==> flow/design.v <==
module pointwise_weight_regs #(
    parameter DATA_W   = 8,
    parameter CIN      = 32,
    parameter COUT     = 64,
    parameter PAR_CIN  = 8,
    parameter PAR_COUT = 8
)(
    input  wire clk,
    input  wire reset,
    input  wire                         wr_en,
    input  wire [$clog2(COUT*CIN)-1:0]  wr_addr,
    input  wire signed [DATA_W-1:0]     wr_data,
    input  wire [$clog2((COUT+PAR_COUT-1)/PAR_COUT)-1:0] cout_blk_idx,
    input  wire [$clog2((CIN +PAR_CIN -1)/PAR_CIN )-1:0] cin_blk_idx,
    output reg  signed [PAR_COUT*PAR_CIN*DATA_W-1:0] weight_vec
);
    localparam NUM_CIN_BLKS  = (CIN  + PAR_CIN  - 1) / PAR_CIN;
    localparam NUM_COUT_BLKS = (COUT + PAR_COUT - 1) / PAR_COUT;
    localparam BLOCK_W       = PAR_COUT * PAR_CIN * DATA_W;
    localparam TOTAL_BLOCKS  = NUM_CIN_BLKS * NUM_COUT_BLKS;
    localparam TOTAL_WEIGHTS = COUT * CIN;
    (* ram_style = "block" *)
    reg signed [BLOCK_W-1:0] weight_mem [0:TOTAL_BLOCKS-1];
    wire [$clog2(COUT)-1:0] wr_cout;
    wire [$clog2(CIN)-1:0]  wr_cin;
    assign wr_cout = wr_addr / CIN;
    assign wr_cin  = wr_addr % CIN;
    wire [$clog2(NUM_COUT_BLKS)-1:0] wr_cout_blk;
    wire [$clog2(NUM_CIN_BLKS)-1:0]  wr_cin_blk;
    assign wr_cout_blk = wr_cout / PAR_COUT;
    assign wr_cin_blk  = wr_cin  / PAR_CIN;
    wire [$clog2(TOTAL_BLOCKS)-1:0] blk_idx;
    assign blk_idx = wr_cout_blk * NUM_CIN_BLKS + wr_cin_blk;
    wire [$clog2(PAR_COUT)-1:0] off_cout;
    wire [$clog2(PAR_CIN)-1:0]  off_cin;
    assign off_cout = wr_cout % PAR_COUT;
    assign off_cin  = wr_cin  % PAR_CIN;
    wire [$clog2(PAR_COUT*PAR_CIN)-1:0] elem_idx;
    assign elem_idx = off_cout * PAR_CIN + off_cin;
    wire [$clog2(BLOCK_W)-1:0] bit_idx;
    assign bit_idx = elem_idx * DATA_W;
    always @(posedge clk) begin
        if (wr_en && (wr_addr < TOTAL_WEIGHTS)) begin
            weight_mem[blk_idx][bit_idx +: DATA_W] <= wr_data;
        end
    end
    always @(posedge clk) begin
        weight_vec <=
            weight_mem[cout_blk_idx * NUM_CIN_BLKS + cin_blk_idx];
    end
endmodule
module pointwise_mac_datapath #(
    parameter DATA_W   = 8,
    parameter ACC_W    = 64,
    parameter PAR_CIN  = 8,    
    parameter PAR_COUT = 8
)(
    input  wire                               clk,
    input  wire                               reset,
    input  wire                               acc_clear,
    input  wire                               acc_enable,
    input  wire signed [PAR_CIN*DATA_W-1:0]   feature_vec,
    input  wire signed [PAR_COUT*PAR_CIN*DATA_W-1:0] weight_vec,
    output wire signed [PAR_COUT*ACC_W-1:0]   acc_out
);
    initial begin
        if (PAR_CIN & (PAR_CIN - 1))
            $error("PAR_CIN must be power of 2.");
    end
    localparam PROD_W   = 2 * DATA_W;
    localparam TREE_LVL = $clog2(PAR_CIN);
    localparam SUM_W    = PROD_W + TREE_LVL;
    localparam LATENCY  = 2 + TREE_LVL;  
    integer g, i;
    reg signed [PAR_CIN*DATA_W-1:0]            feature_vec_r;
    reg signed [PAR_COUT*PAR_CIN*DATA_W-1:0]   weight_vec_r;
    always @(posedge clk) begin
        feature_vec_r <= feature_vec;
        weight_vec_r  <= weight_vec;
    end
    (* use_dsp = "yes" *)
    reg signed [PROD_W-1:0] mult [0:PAR_COUT-1][0:PAR_CIN-1];
    always @(posedge clk) begin
        for (g = 0; g < PAR_COUT; g = g + 1) begin
            for (i = 0; i < PAR_CIN; i = i + 1) begin
                mult[g][i] <=
                    $signed(feature_vec_r[i*DATA_W +: DATA_W]) *
                    $signed(weight_vec_r[(g*PAR_CIN+i)*DATA_W +: DATA_W]);
            end
        end
    end
    reg signed [SUM_W-1:0] tree_lvl 
        [0:PAR_COUT-1][0:TREE_LVL-1][0:PAR_CIN/2-1];
    always @(posedge clk) begin
        for (g = 0; g < PAR_COUT; g = g + 1) begin
            for (i = 0; i < PAR_CIN/2; i = i + 1) begin
                tree_lvl[g][0][i] <=
                    {{(SUM_W-PROD_W){mult[g][2*i][PROD_W-1]}}, mult[g][2*i]} +
                    {{(SUM_W-PROD_W){mult[g][2*i+1][PROD_W-1]}}, mult[g][2*i+1]};
            end
        end
    end
    genvar lvl;
    generate
        for (lvl = 1; lvl < TREE_LVL; lvl = lvl + 1) begin : TREE_GEN
            integer idx;
            always @(posedge clk) begin
                for (g = 0; g < PAR_COUT; g = g + 1) begin
                    for (idx = 0; idx < (PAR_CIN >> (lvl+1)); idx = idx + 1) begin
                        tree_lvl[g][lvl][idx] <=
                            tree_lvl[g][lvl-1][2*idx] +
                            tree_lvl[g][lvl-1][2*idx+1];
                    end
                end
            end
        end
    endgenerate
    wire signed [SUM_W-1:0] cycle_sum [0:PAR_COUT-1];
    genvar gi;
    generate
        for (gi = 0; gi < PAR_COUT; gi = gi + 1) begin : SUM_OUT
            assign cycle_sum[gi] = tree_lvl[gi][TREE_LVL-1][0];
        end
    endgenerate
    reg [LATENCY-1:0] acc_enable_pipe;
    reg [LATENCY-1:0] acc_clear_pipe;
    always @(posedge clk) begin
        if (reset) begin
            acc_enable_pipe <= 0;
            acc_clear_pipe  <= 0;
        end
        else begin
            acc_enable_pipe <= {acc_enable_pipe[LATENCY-2:0], acc_enable};
            acc_clear_pipe  <= {acc_clear_pipe[LATENCY-2:0],  acc_clear};
        end
    end
    wire acc_enable_aligned = acc_enable_pipe[LATENCY-1];
    wire acc_clear_aligned  = acc_clear_pipe[LATENCY-1];
    (* use_dsp = "yes" *)
    reg signed [ACC_W-1:0] acc_reg [0:PAR_COUT-1];
    always @(posedge clk) begin
        if (reset) begin
            for (g = 0; g < PAR_COUT; g = g + 1)
                acc_reg[g] <= 0;
        end
        else if (acc_clear_aligned) begin
            for (g = 0; g < PAR_COUT; g = g + 1)
                acc_reg[g] <= 0;
        end
        else if (acc_enable_aligned) begin
            for (g = 0; g < PAR_COUT; g = g + 1)
                acc_reg[g] <= acc_reg[g] + cycle_sum[g];
        end
    end
    generate
        for (gi = 0; gi < PAR_COUT; gi = gi + 1) begin : OUT_PACK
            assign acc_out[gi*ACC_W +: ACC_W] = acc_reg[gi];
        end
    endgenerate
endmodule
module pointwise_conv1x1_fsm_axis #(
    parameter DATA_W   = 8,
    parameter ACC_W    = 64,
    parameter CIN      = 32,
    parameter COUT     = 64,
    parameter PAR_CIN  = 8,
    parameter PAR_COUT = 8,
    parameter MAC_LATENCY = 5
)(
    input  wire clk,
    input  wire reset,
    input  wire s_axis_tvalid,
    output wire s_axis_tready,
    output wire m_axis_tvalid,
    input  wire m_axis_tready,
    input  wire signed [CIN*DATA_W-1:0] feature_vec,
    input  wire signed [PAR_COUT*ACC_W-1:0] acc_out,
    output reg  acc_clear,
    output reg  acc_enable,
    output reg signed [COUT*DATA_W-1:0] out_vec,
    output reg signed [CIN*DATA_W-1:0] feature_reg,
    output reg [$clog2((CIN+PAR_CIN-1)/PAR_CIN)-1:0]   cin_blk_idx,
    output reg [$clog2((COUT+PAR_COUT-1)/PAR_COUT)-1:0] cout_blk_idx,
    output reg o_intr
);
    localparam NUM_CIN_ITER  = (CIN  + PAR_CIN  - 1) / PAR_CIN;
    localparam NUM_COUT_ITER = (COUT + PAR_COUT - 1) / PAR_COUT;
    localparam IDLE      = 3'd0,
               LOAD      = 3'd1,
               ACCUM     = 3'd2,
               WAIT_PIPE = 3'd3,
               STORE     = 3'd4,
               DONE      = 3'd5;
    reg [2:0] state, next_state;
    reg [$clog2(NUM_CIN_ITER)-1:0]  cin_cnt;
    reg [$clog2(NUM_COUT_ITER)-1:0] cout_cnt;
    reg [$clog2(MAC_LATENCY)-1:0]   pipe_cnt;
    always @(posedge clk)
        if (reset)
            state <= IDLE;
        else
            state <= next_state;
    always @(*) begin
        next_state = state;
        case (state)
            IDLE:
                if (s_axis_tvalid)
                    next_state = LOAD;
            LOAD:
                next_state = ACCUM;
            ACCUM:
                if (cin_cnt == NUM_CIN_ITER-1)
                    next_state = WAIT_PIPE;
            WAIT_PIPE:
                if (pipe_cnt == MAC_LATENCY-1)
                    next_state = STORE;
            STORE:
                if (cout_cnt == NUM_COUT_ITER-1)
                    next_state = DONE;
                else
                    next_state = LOAD;
            DONE:
                if (m_axis_tready)
                    next_state = IDLE;
        endcase
    end
    function automatic signed [DATA_W-1:0] saturate;
        input signed [ACC_W-1:0] val;
        begin
            if (val > 127)
                saturate = 127;
            else if (val < -128)
                saturate = -128;
            else
                saturate = val[DATA_W-1:0];
        end
    endfunction
    integer g;
    always @(posedge clk) begin
        if (reset) begin
            cin_cnt      <= 0;
            cout_cnt     <= 0;
            pipe_cnt     <= 0;
            cin_blk_idx  <= 0;
            cout_blk_idx <= 0;
            acc_enable   <= 0;
            acc_clear    <= 0;
            out_vec      <= 0;
            feature_reg  <= 0;
            o_intr       <= 0;
        end
        else begin
            acc_enable <= 0;
            acc_clear  <= 0;
            o_intr     <= 0;
            if (state == ACCUM && next_state == WAIT_PIPE)
                pipe_cnt <= 0;
            else if (state == WAIT_PIPE)
                pipe_cnt <= pipe_cnt + 1;
            case (state)
                IDLE:
                begin
                    cin_cnt  <= 0;
                    cout_cnt <= 0;
                    if (s_axis_tvalid)
                        feature_reg <= feature_vec;   
                end
                LOAD:
                begin
                    cin_cnt      <= 0;
                    cin_blk_idx  <= 0;
                    cout_blk_idx <= cout_cnt;
                    acc_clear    <= 1;
                end
                ACCUM:
                begin
                    acc_enable  <= 1;
                    cin_blk_idx <= cin_cnt + 1;
                    if (cin_cnt != NUM_CIN_ITER-1)
                        cin_cnt <= cin_cnt + 1;
                end
                WAIT_PIPE:
                begin
                end
                STORE:
                begin
                    for (g = 0; g < PAR_COUT; g = g + 1)
                        if ((cout_cnt*PAR_COUT + g) < COUT)
                            out_vec[(cout_cnt*PAR_COUT + g)*DATA_W +: DATA_W]
                                <= saturate(acc_out[g*ACC_W +: ACC_W]);
                    if (cout_cnt != NUM_COUT_ITER-1)
                        cout_cnt <= cout_cnt + 1;
                end
                DONE:
                begin
                    o_intr <= 1;
                end
            endcase
        end
    end
    assign s_axis_tready = (state == IDLE);
    assign m_axis_tvalid = (state == DONE);
endmodule
module pointwise_layer_stream #(
    parameter DATA_W   = 8,
    parameter ACC_W    = 64,
    parameter CIN      = 16,
    parameter COUT     = 16,
    parameter PAR_CIN       = 8,
    parameter PAR_COUT       = 4
)(
    input  wire clk,
    input  wire reset,
    input  wire [CIN*DATA_W-1:0]  s_axis_tdata,
    input  wire                   s_axis_tvalid,
    output wire                   s_axis_tready,
    output wire [COUT*DATA_W-1:0] m_axis_tdata,
    output wire                   m_axis_tvalid,
    input  wire                   m_axis_tready,
    input  wire                         pw_wr_en,
    input  wire [$clog2(COUT*CIN)-1:0]  pw_wr_addr,
    input  wire signed [DATA_W-1:0]     pw_wr_data,
    output wire o_intr
);
    localparam NUM_CIN_ITER  = (CIN  + PAR_CIN  - 1) / PAR_CIN;
    localparam NUM_COUT_ITER = (COUT + PAR_COUT - 1) / PAR_COUT;
    localparam MAC_LATENCY = 3 + $clog2(PAR_CIN);
    wire                                  acc_clear;
    wire                                  acc_enable;
    wire signed [PAR_COUT*ACC_W-1:0]      acc_out;
    wire signed [CIN*DATA_W-1:0]          feature_full_reg;
    wire signed [PAR_CIN*DATA_W-1:0]      feature_slice;
    wire signed [PAR_COUT*PAR_CIN*DATA_W-1:0] weight_vec_block;
    wire [$clog2(NUM_CIN_ITER)-1:0]       cin_blk_idx;
    wire [$clog2(NUM_COUT_ITER)-1:0]      cout_blk_idx;
    wire signed [COUT*DATA_W-1:0]         fsm_out_vec;
    wire                                  fsm_m_axis_tvalid;
    pointwise_conv1x1_fsm_axis #(
        .DATA_W       (DATA_W),
        .ACC_W        (ACC_W),
        .CIN          (CIN),
        .COUT         (COUT),
        .PAR_CIN      (PAR_CIN),
        .PAR_COUT     (PAR_COUT),
        .MAC_LATENCY  (MAC_LATENCY)
    ) FSM (
        .clk            (clk),
        .reset          (reset),
        .s_axis_tvalid  (s_axis_tvalid),
        .s_axis_tready  (s_axis_tready),
        .m_axis_tvalid  (fsm_m_axis_tvalid),
        .m_axis_tready  (m_axis_tready),
        .feature_vec    (s_axis_tdata),       
        .acc_out        (acc_out),
        .acc_clear      (acc_clear),
        .acc_enable     (acc_enable),
        .out_vec        (fsm_out_vec),
        .feature_reg    (feature_full_reg),   
        .cin_blk_idx    (cin_blk_idx),
        .cout_blk_idx   (cout_blk_idx),
        .o_intr         (o_intr)
    );
    reg signed [PAR_CIN*DATA_W-1:0] feature_slice_r;
    always @(posedge clk)
        feature_slice_r <=
            feature_full_reg[
                cin_blk_idx * PAR_CIN * DATA_W +: PAR_CIN * DATA_W
            ];
    assign feature_slice = feature_slice_r;
    pointwise_weight_regs #(
        .DATA_W   (DATA_W),
        .CIN      (CIN),
        .COUT     (COUT),
        .PAR_CIN  (PAR_CIN),
        .PAR_COUT (PAR_COUT)
    ) PW_WREGS (
        .clk          (clk),
        .reset        (reset),
        .wr_en        (pw_wr_en),
        .wr_addr      (pw_wr_addr),
        .wr_data      (pw_wr_data),
        .cin_blk_idx  (cin_blk_idx),
        .cout_blk_idx (cout_blk_idx),
        .weight_vec   (weight_vec_block)
    );
    pointwise_mac_datapath #(
        .DATA_W   (DATA_W),
        .ACC_W    (ACC_W),
        .PAR_CIN  (PAR_CIN),
        .PAR_COUT (PAR_COUT)
    ) MAC_DP (
        .clk         (clk),
        .reset       (reset),
        .acc_clear   (acc_clear),
        .acc_enable  (acc_enable),
        .feature_vec (feature_slice),    
        .weight_vec  (weight_vec_block),
        .acc_out     (acc_out)
    );
    assign m_axis_tdata  = fsm_out_vec;
    assign m_axis_tvalid = fsm_m_axis_tvalid;
endmodule
Subject: tool reports on pointwise_layer_stream

Hi,

Step by step through the tools: pointwise_layer_stream --
Module pointwise_layer_stream before and after one edit of its RTL, step after step. "original" refers to lines of the RTL above, "edited" to lines of the edited file. "difference": "edited" minus "original" as printed here. "rel. change": 100 x difference / "original". Cell names lack the library's common part. The mark -- stands for no value.
Set-up: top pointwise_layer_stream, clock input clk, standard-cell library sky130hd, corner tt_025C_1v80

The edit --
The edit as a unified diff against the file above. A script made this edit. It changes what the design does and was not meant as an optimisation.
begin of diff
@@ -319,8 +319,10 @@
     input  wire                   m_axis_tready,
     input  wire                         pw_wr_en,
-    input  wire [$clog2(COUT*CIN)-1:0]  pw_wr_addr,
+    input  wire [$clog2(COUT*CIN)-1:0]  pw_wr_addr_ext,
     input  wire signed [DATA_W-1:0]     pw_wr_data,
     output wire o_intr
 );
+    reg [$clog2(COUT*CIN)-1:0] pw_wr_addr;
+    always @(posedge clk) pw_wr_addr <= pw_wr_addr_ext;
     localparam NUM_CIN_ITER  = (CIN  + PAR_CIN  - 1) / PAR_CIN;
     localparam NUM_COUT_ITER = (COUT + PAR_COUT - 1) / PAR_COUT;
end of diff

After elaboration --
Counts by Yosys on the flattened word-level netlist (proc, flatten, opt, wreduce). Print and check cells are left out. Cells with the same type and inputs are merged into one. Memory sizes are those after Yosys's memory passes, which may raise the word count (mostly to a power of two), join words into wider ones and drop unused or constant bits.
Word-level totals:
- bits in registers | original 1965, edited 1973, difference +8, rel. change +0.41%
- word-level cells | original 262, edited 263, difference +1, rel. change +0.38%
- memory cells | original 1, edited 1, difference 0, rel. change 0.00%
- word width x clocked read ports | original 256, edited 256, difference 0, rel. change 0.00%
- RAM bits | original 2048, edited 2048, difference 0, rel. change 0.00%
- output and inout port bits | original 131, edited 131, difference 0, rel. change 0.00%
Memories:
- shape (words x width / read and write ports) | original PW_WREGS.weight_mem 8x256 r1 w1, edited PW_WREGS.weight_mem 8x256 r1 w1
Operators by class:
- $add $sub $neg | original 45, edited 45, difference 0, rel. change 0.00%
- $mul | original 32, edited 32, difference 0, rel. change 0.00%
- order comparisons | original 13, edited 13, difference 0, rel. change 0.00%
- bitwise operators | original 12, edited 12, difference 0, rel. change 0.00%
- reduce/logical cells | original 11, edited 11, difference 0, rel. change 0.00%
- shift operators | original 11, edited 11, difference 0, rel. change 0.00%
- equal/unequal tests | original 10, edited 10, difference 0, rel. change 0.00%
- multiplexer cells | original 47, edited 47, difference 0, rel. change 0.00%
Operators by type and width:
- multiplier 8 x 8 -> 16 bit | original 32, edited 32, difference 0, rel. change 0.00%
- two-way mux 8 bit | original 20, edited 20, difference 0, rel. change 0.00%
- adder 16 x 16 -> 17 bit | original 16, edited 16, difference 0, rel. change 0.00%
- adder 19 bit | original 12, edited 12, difference 0, rel. change 0.00%
- two-way mux 128 bit | original 10, edited 10, difference 0, rel. change 0.00%
- two-way mux 3 bit | original 6, edited 6, difference 0, rel. change 0.00%
- adder 64 x 19 -> 64 bit | original 4, edited 4, difference 0, rel. change 0.00%
- bitwise AND 128 bit | original 4, edited 4, difference 0, rel. change 0.00%
- greater-than comparator 64 x 8 -> 1 bit (second input constant) | original 4, edited 4, difference 0, rel. change 0.00%
- < comparator 64 x 8 -> 1 bit (second input constant) | original 4, edited 4, difference 0, rel. change 0.00%
- two-way mux 1 bit | original 4, edited 4, difference 0, rel. change 0.00%
- NOT 128 bit | original 4, edited 4, difference 0, rel. change 0.00%
- bitwise OR 128 bit | original 4, edited 4, difference 0, rel. change 0.00%
- variable shift 8 x 33 -> 128 bit | original 4, edited 4, difference 0, rel. change 0.00%
- variable shift 8 x 33 -> 128 bit (first input constant) | original 4, edited 4, difference 0, rel. change 0.00%
- equality test 3 x 2 -> 1 bit (second input constant) | original 3, edited 3, difference 0, rel. change 0.00%
- equality test 3 bit (second input constant) | original 3, edited 3, difference 0, rel. change 0.00%
- < comparator 32 x 5 -> 1 bit (second input constant) | original 3, edited 3, difference 0, rel. change 0.00%
- negator 32 -> 33 bit | original 3, edited 3, difference 0, rel. change 0.00%
- nonzero test 2 bit | original 3, edited 3, difference 0, rel. change 0.00%
- OR reduction 2 bit | original 3, edited 3, difference 0, rel. change 0.00%
- adder 3 x 1 -> 3 bit | original 2, edited 2, difference 0, rel. change 0.00%
- adder 4 x 2 -> 5 bit (second input constant) | original 2, edited 2, difference 0, rel. change 0.00%
- logical AND 1 bit | original 2, edited 2, difference 0, rel. change 0.00%
- two-way mux 256 bit | original 2, edited 2, difference 0, rel. change 0.00%
- case mux 1 bit (select 2 bit) | original 2, edited 2, difference 0, rel. change 0.00%
- AND reduction 2 bit | original 2, edited 2, difference 0, rel. change 0.00%
- adder 1 bit (second input constant) | original 1, edited 1, difference 0, rel. change 0.00%
Not every row of either side is listed.

Depth --
Yosys ltp: most cells in a row. Word level: on the elaborated netlist, between registers, memories and ports. Mapped: between sequential cells and ports; inverters and the memories' decode and read muxes count.
Logic depth:
- depth in word-level cells | original 24, edited 24, difference 0, rel. change 0.00%
- ABC_AREA | original 0, edited 0
- depth in mapped cells | original 22, edited 22, difference 0, rel. change 0.00%
- depth with buffers taken out | original 21, edited 21, difference 0, rel. change 0.00%

Synthesis result --
Yosys stat after the flow's synthesis: flattened, memories mapped to cells. It holds for the ABC_AREA given above (unset counts as 0); a run with the other value may have another netlist.
Synthesis totals:
- sequential part of the area (sq um) | original 105441.1, edited 105601.3, difference +160.2, rel. change +0.15%
- cells in the netlist | original 21305, edited 21313, difference +8, rel. change +0.04%
- flip-flops | original 4243, edited 4251, difference +8, rel. change +0.19%
- mapped area (sq um) | original 243489.8, edited 243649.9, difference +160.1, rel. change +0.07%
- buffers | original 680, edited 680, difference 0, rel. change 0.00%
Cell types:
- dfxtp_1 | original 2195, edited 2203, difference +8, rel. change +0.36%
- inv_1 | original 3046, edited 3046, difference 0, rel. change 0.00%
- edfxtp_1 | original 2048, edited 2048, difference 0, rel. change 0.00%
- fa_1 | original 1792, edited 1792, difference 0, rel. change 0.00%
- ha_1 | original 1650, edited 1650, difference 0, rel. change 0.00%
- nand2_1 | original 1348, edited 1348, difference 0, rel. change 0.00%
- nor2_1 | original 1330, edited 1330, difference 0, rel. change 0.00%
- and2_1 | original 1320, edited 1320, difference 0, rel. change 0.00%
- a21oi_1 | original 1186, edited 1186, difference 0, rel. change 0.00%
- xnor2_1 | original 846, edited 846, difference 0, rel. change 0.00%
- o21ai_0 | original 585, edited 585, difference 0, rel. change 0.00%
- clkbuf_1 | original 579, edited 579, difference 0, rel. change 0.00%
- mux4_2 | original 512, edited 512, difference 0, rel. change 0.00%
- mux2_2 | original 344, edited 344, difference 0, rel. change 0.00%
- a21o_1 | original 288, edited 288, difference 0, rel. change 0.00%
- nor2b_1 | original 238, edited 238, difference 0, rel. change 0.00%
- xor2_1 | original 228, edited 228, difference 0, rel. change 0.00%
- o21bai_1 | original 218, edited 218, difference 0, rel. change 0.00%
Not every row of either side is listed. The figures by module come from a second, unflattened synthesis with its own total; it is not the netlist above.
Second synthesis, totals:
- cells (unflattened synthesis) | original 21061, edited 21069, difference +8, rel. change +0.04%
- area (unflattened synthesis) (sq um) | original 244293.0, edited 244453.2, difference +160.2, rel. change +0.07%
Each row is one instance without its submodules.
By module, original:
- pointwise_mac_datapath | instances 1, cells 15698, area 145492.0 sq um
- pointwise_weight_regs | instances 1, cells 4063, area 85921.2 sq um
- pointwise_conv1x1_fsm_axis | instances 1, cells 1165, area 10521.3 sq um
- pointwise_layer_stream | instances 1, cells 135, area 2358.5 sq um
By module, edited:
- pointwise_mac_datapath | instances 1, cells 15698, area 145492.0 sq um
- pointwise_weight_regs | instances 1, cells 4063, area 85921.2 sq um
- pointwise_conv1x1_fsm_axis | instances 1, cells 1165, area 10521.3 sq um
- pointwise_layer_stream | instances 1, cells 143, area 2518.7 sq um

Path before layout --
Source: OpenSTA report_checks on the synthesized netlist (no wires, ideal clock, input and output delay 20% of the period each), path of least setup slack; recovery checks are left aside. Register names are those of the netlist, which keeps one name where synthesis merged equal registers.
Timing after synthesis:
- path type | original register to register, edited register to register
- start | original reg MAC_DP.feature_vec_r[57], edited reg MAC_DP.feature_vec_r[57]
- end | original reg MAC_DP.mult, edited reg MAC_DP.mult
- path slack (ns) | original 5.507, edited 5.507, difference 0.000
- delay of the path (ns) | original 4.493, edited 4.493, difference 0.000, rel. change 0.00%
- buffers on the path | original 1, edited 1, difference 0, rel. change 0.00%
- period (ns) | original 10.0, edited 10.0, difference 0.0, rel. change 0.00%
- arrival (ns) | original 4.421, edited 4.421, difference 0.000, rel. change 0.00%
- required time (ns) | original 9.928, edited 9.928, difference 0.000, rel. change 0.00%
- launch time at the first pin (ns) | original 0.000, edited 0.000, difference 0.000
- driving pins on the path | original 20, edited 20, difference 0, rel. change 0.00%
- period reached after synthesis (ns) | original 4.493, edited 4.493, difference 0.000, rel. change 0.00%
"delay of the path" = arrival - input delay + setup time. "driving pins on the path" counts driving pins, that of a launching flip-flop among them; a cell with two outputs on the path counts twice. "period reached after synthesis" = period - worst setup slack (recovery checks aside). The figure is calculated, with input and output delays left at 20% of the set period. Where an end lacks its bit number, it is one bit of the signal, or one of the new flip-flops if synthesis recoded a state register. The rows between start and end are the longest chain of elaborated cells between them; the timing report does not say that the signal goes this way. Where chains are equally long, one stands for them. Each line given opens the expression or statement behind the cell; cells for indexed reads and writes are added by Yosys, which also makes memories of some case tables.
On the way, after synthesis, original: cells stage by stage dfxtp_1 -> clkbuf_1 -> nand2_1 -> fa_1 -> fa_1 -> inv_1 -> fa_1 -> inv_1 -> fa_1 -> inv_1 -> ha_1 -> inv_1 -> o21bai_1 -> a21o_1 -> a21o_1 -> a21oi_1 -> o21bai_1 -> a21o_1 -> a21oi_1 -> xnor2_1, cells in the longest elaborated chain 1, elaborated cells between the ends (all ways) 1, source lines of those cells 1, those cells by class mul: 1
RTL lines, path after synthesis, original:
- from (decl) | RTL line 75 | reg signed [PAR_CIN*DATA_W-1:0]            feature_vec_r;
- from (assign) | RTL line 78 | feature_vec_r <= feature_vec;
- multiplier 8 x 8 -> 16 bit | RTL line 87 | $signed(feature_vec_r[i*DATA_W +: DATA_W]) *
- to (assign) | RTL line 86 | mult[g][i] <=
- to (decl) | RTL line 82 | reg signed [PROD_W-1:0] mult [0:PAR_COUT-1][0:PAR_CIN-1];
On the way, after synthesis, edited: cells stage by stage dfxtp_1 -> clkbuf_1 -> nand2_1 -> fa_1 -> fa_1 -> inv_1 -> fa_1 -> inv_1 -> fa_1 -> inv_1 -> ha_1 -> inv_1 -> o21bai_1 -> a21o_1 -> a21o_1 -> a21oi_1 -> o21bai_1 -> a21o_1 -> a21oi_1 -> xnor2_1, cells in the longest elaborated chain 1, elaborated cells between the ends (all ways) 1, source lines of those cells 1, those cells by class mul: 1
RTL lines, path after synthesis, edited:
- from (decl) | RTL line 75 | reg signed [PAR_CIN*DATA_W-1:0]            feature_vec_r;
- from (assign) | RTL line 78 | feature_vec_r <= feature_vec;
- multiplier 8 x 8 -> 16 bit | RTL line 87 | $signed(feature_vec_r[i*DATA_W +: DATA_W]) *
- to (assign) | RTL line 86 | mult[g][i] <=
- to (decl) | RTL line 82 | reg signed [PROD_W-1:0] mult [0:PAR_COUT-1][0:PAR_CIN-1];

Timing after layout --
From the final timing report of the runs of pair A: the path of least setup slack in the routed layout; clock arrival at registers is part of the times.
Timing post-layout:
- path type | original register to register, edited register to register
- start | original reg MAC_DP.feature_vec_r[57], edited reg MAC_DP.feature_vec_r[61]
- end | original reg MAC_DP.mult, edited reg MAC_DP.mult
- required time (ns) | original 10.89, edited 10.84, difference -0.05, rel. change -0.46%
- buffers on the path | original 1, edited 1, difference 0, rel. change 0.00%
- period (ns) | original 10.0, edited 10.0, difference 0.0, rel. change 0.00%
- path slack (ns) | original 4.83, edited 4.79, difference -0.04
- launch time at the first pin (ns) | original 1.01, edited 1.01, difference 0.00, rel. change 0.00%
- arrival (ns) | original 6.05, edited 6.06, difference +0.01, rel. change +0.17%
- driving pins on the path | original 20, edited 19, difference -1, rel. change -5.00%
Where an end lacks its bit number, it is one bit of the signal, or one of the new flip-flops if synthesis recoded a state register. The rows between start and end are the longest chain of elaborated cells between them; the timing report does not say that the signal goes this way. Where chains are equally long, one stands for them.
On the way, post-layout, original: cells stage by stage dfxtp_1 -> buf_4 -> nand2_1 -> fa_1 -> fa_1 -> inv_1 -> fa_1 -> inv_1 -> fa_1 -> inv_1 -> ha_1 -> inv_1 -> o21bai_1 -> a21oi_1 -> o21bai_1 -> a21oi_1 -> o21bai_1 -> a21oi_1 -> o21ai_0 -> xnor2_1, cells in the longest elaborated chain 1, elaborated cells between the ends (all ways) 1, source lines of those cells 1, those cells by class mul: 1
RTL lines, path post-layout, original:
- from (decl) | RTL line 75 | reg signed [PAR_CIN*DATA_W-1:0]            feature_vec_r;
- from (assign) | RTL line 78 | feature_vec_r <= feature_vec;
- multiplier 8 x 8 -> 16 bit | RTL line 87 | $signed(feature_vec_r[i*DATA_W +: DATA_W]) *
- to (assign) | RTL line 86 | mult[g][i] <=
- to (decl) | RTL line 82 | reg signed [PROD_W-1:0] mult [0:PAR_COUT-1][0:PAR_CIN-1];
On the way, post-layout, edited: cells stage by stage dfxtp_1 -> buf_4 -> and2_1 -> ha_1 -> fa_1 -> inv_1 -> fa_1 -> fa_1 -> inv_1 -> ha_1 -> a21oi_1 -> o21bai_1 -> a21oi_1 -> o21bai_1 -> a21oi_1 -> o21bai_1 -> a21oi_1 -> o21ai_0 -> xnor2_1, cells in the longest elaborated chain 1, elaborated cells between the ends (all ways) 1, source lines of those cells 1, those cells by class mul: 1
RTL lines, path post-layout, edited:
- from (decl) | RTL line 75 | reg signed [PAR_CIN*DATA_W-1:0]            feature_vec_r;
- from (assign) | RTL line 78 | feature_vec_r <= feature_vec;
- multiplier 8 x 8 -> 16 bit | RTL line 87 | $signed(feature_vec_r[i*DATA_W +: DATA_W]) *
- to (assign) | RTL line 86 | mult[g][i] <=
- to (decl) | RTL line 82 | reg signed [PROD_W-1:0] mult [0:PAR_COUT-1][0:PAR_CIN-1];

Flow runs --
Both versions went through the flow (Yosys, OpenROAD) with the same settings in each pair. Constraints: input delay and output delay 20% of the set period each, output load 0.01 pF.
Settings, pair A: CORE_UTILIZATION 45, period_ns 10.0, CAP_MARGIN 20, CORE_MARGIN 2, SLEW_MARGIN 20
Measured results, pair A:
- lowest setup slack (ns) | original 4.833, edited 4.789, difference -0.044
- post-route utilization | original 0.499, edited 0.5, difference +0.001
- achieved clock period (ns) | original 5.167, edited 5.211, difference +0.044, rel. change +0.85%
- area inside the die boundary (sq um) | original 546986.0, edited 547348.0, difference +362.0, rel. change +0.07%
- mapped cell area after synthesis (sq um) | original 243489.8, edited 243649.9, difference +160.1, rel. change +0.07%
- total design power (µW) | original 66514, edited 58448, difference -8066, rel. change -12.13%
- final worst hold slack (ns) | original 0.320, edited 0.307, difference -0.013
- setup total negative slack (ns) | original 0.000, edited 0.000, difference 0.000
Settings, pair B: CORE_ASPECT_RATIO 0.8, CORE_MARGIN 4, CORE_UTILIZATION 65, CTS_CLUSTER_DIAMETER 96, CTS_CLUSTER_SIZE 82, GPL_ROUTABILITY_DRIVEN 0, GPL_TIMING_DRIVEN 0, SETUP_SLACK_MARGIN 2.1, TNS_END_PERCENT 75, period_ns 9.41, CAP_MARGIN 20, SLEW_MARGIN 20
Measured results, pair B:
- lowest setup slack (ns) | original 3.179, edited 3.273, difference +0.094
- post-route utilization | original 0.697, edited 0.698, difference +0.001
- achieved clock period (ns) | original 6.231, edited 6.137, difference -0.094, rel. change -1.51%
- area inside the die boundary (sq um) | original 384516.0, edited 384765.0, difference +249.0, rel. change +0.06%
- mapped cell area after synthesis (sq um) | original 243489.8, edited 243649.9, difference +160.1, rel. change +0.07%
- total design power (µW) | original 64565, edited 54862, difference -9703, rel. change -15.03%
- final worst hold slack (ns) | original 0.313, edited 0.292, difference -0.021
- setup total negative slack (ns) | original 0.000, edited 0.000, difference 0.000
"achieved clock period": clock period set for the run, less the worst setup slack. It is reckoned from that one timing run; input and output delays stay at 20% of the period that was set. By "total design power" is meant OpenSTA's value without simulated activity: inputs other than the clock are taken to toggle once in ten clock periods, and the tool carries that through the logic.

Regards
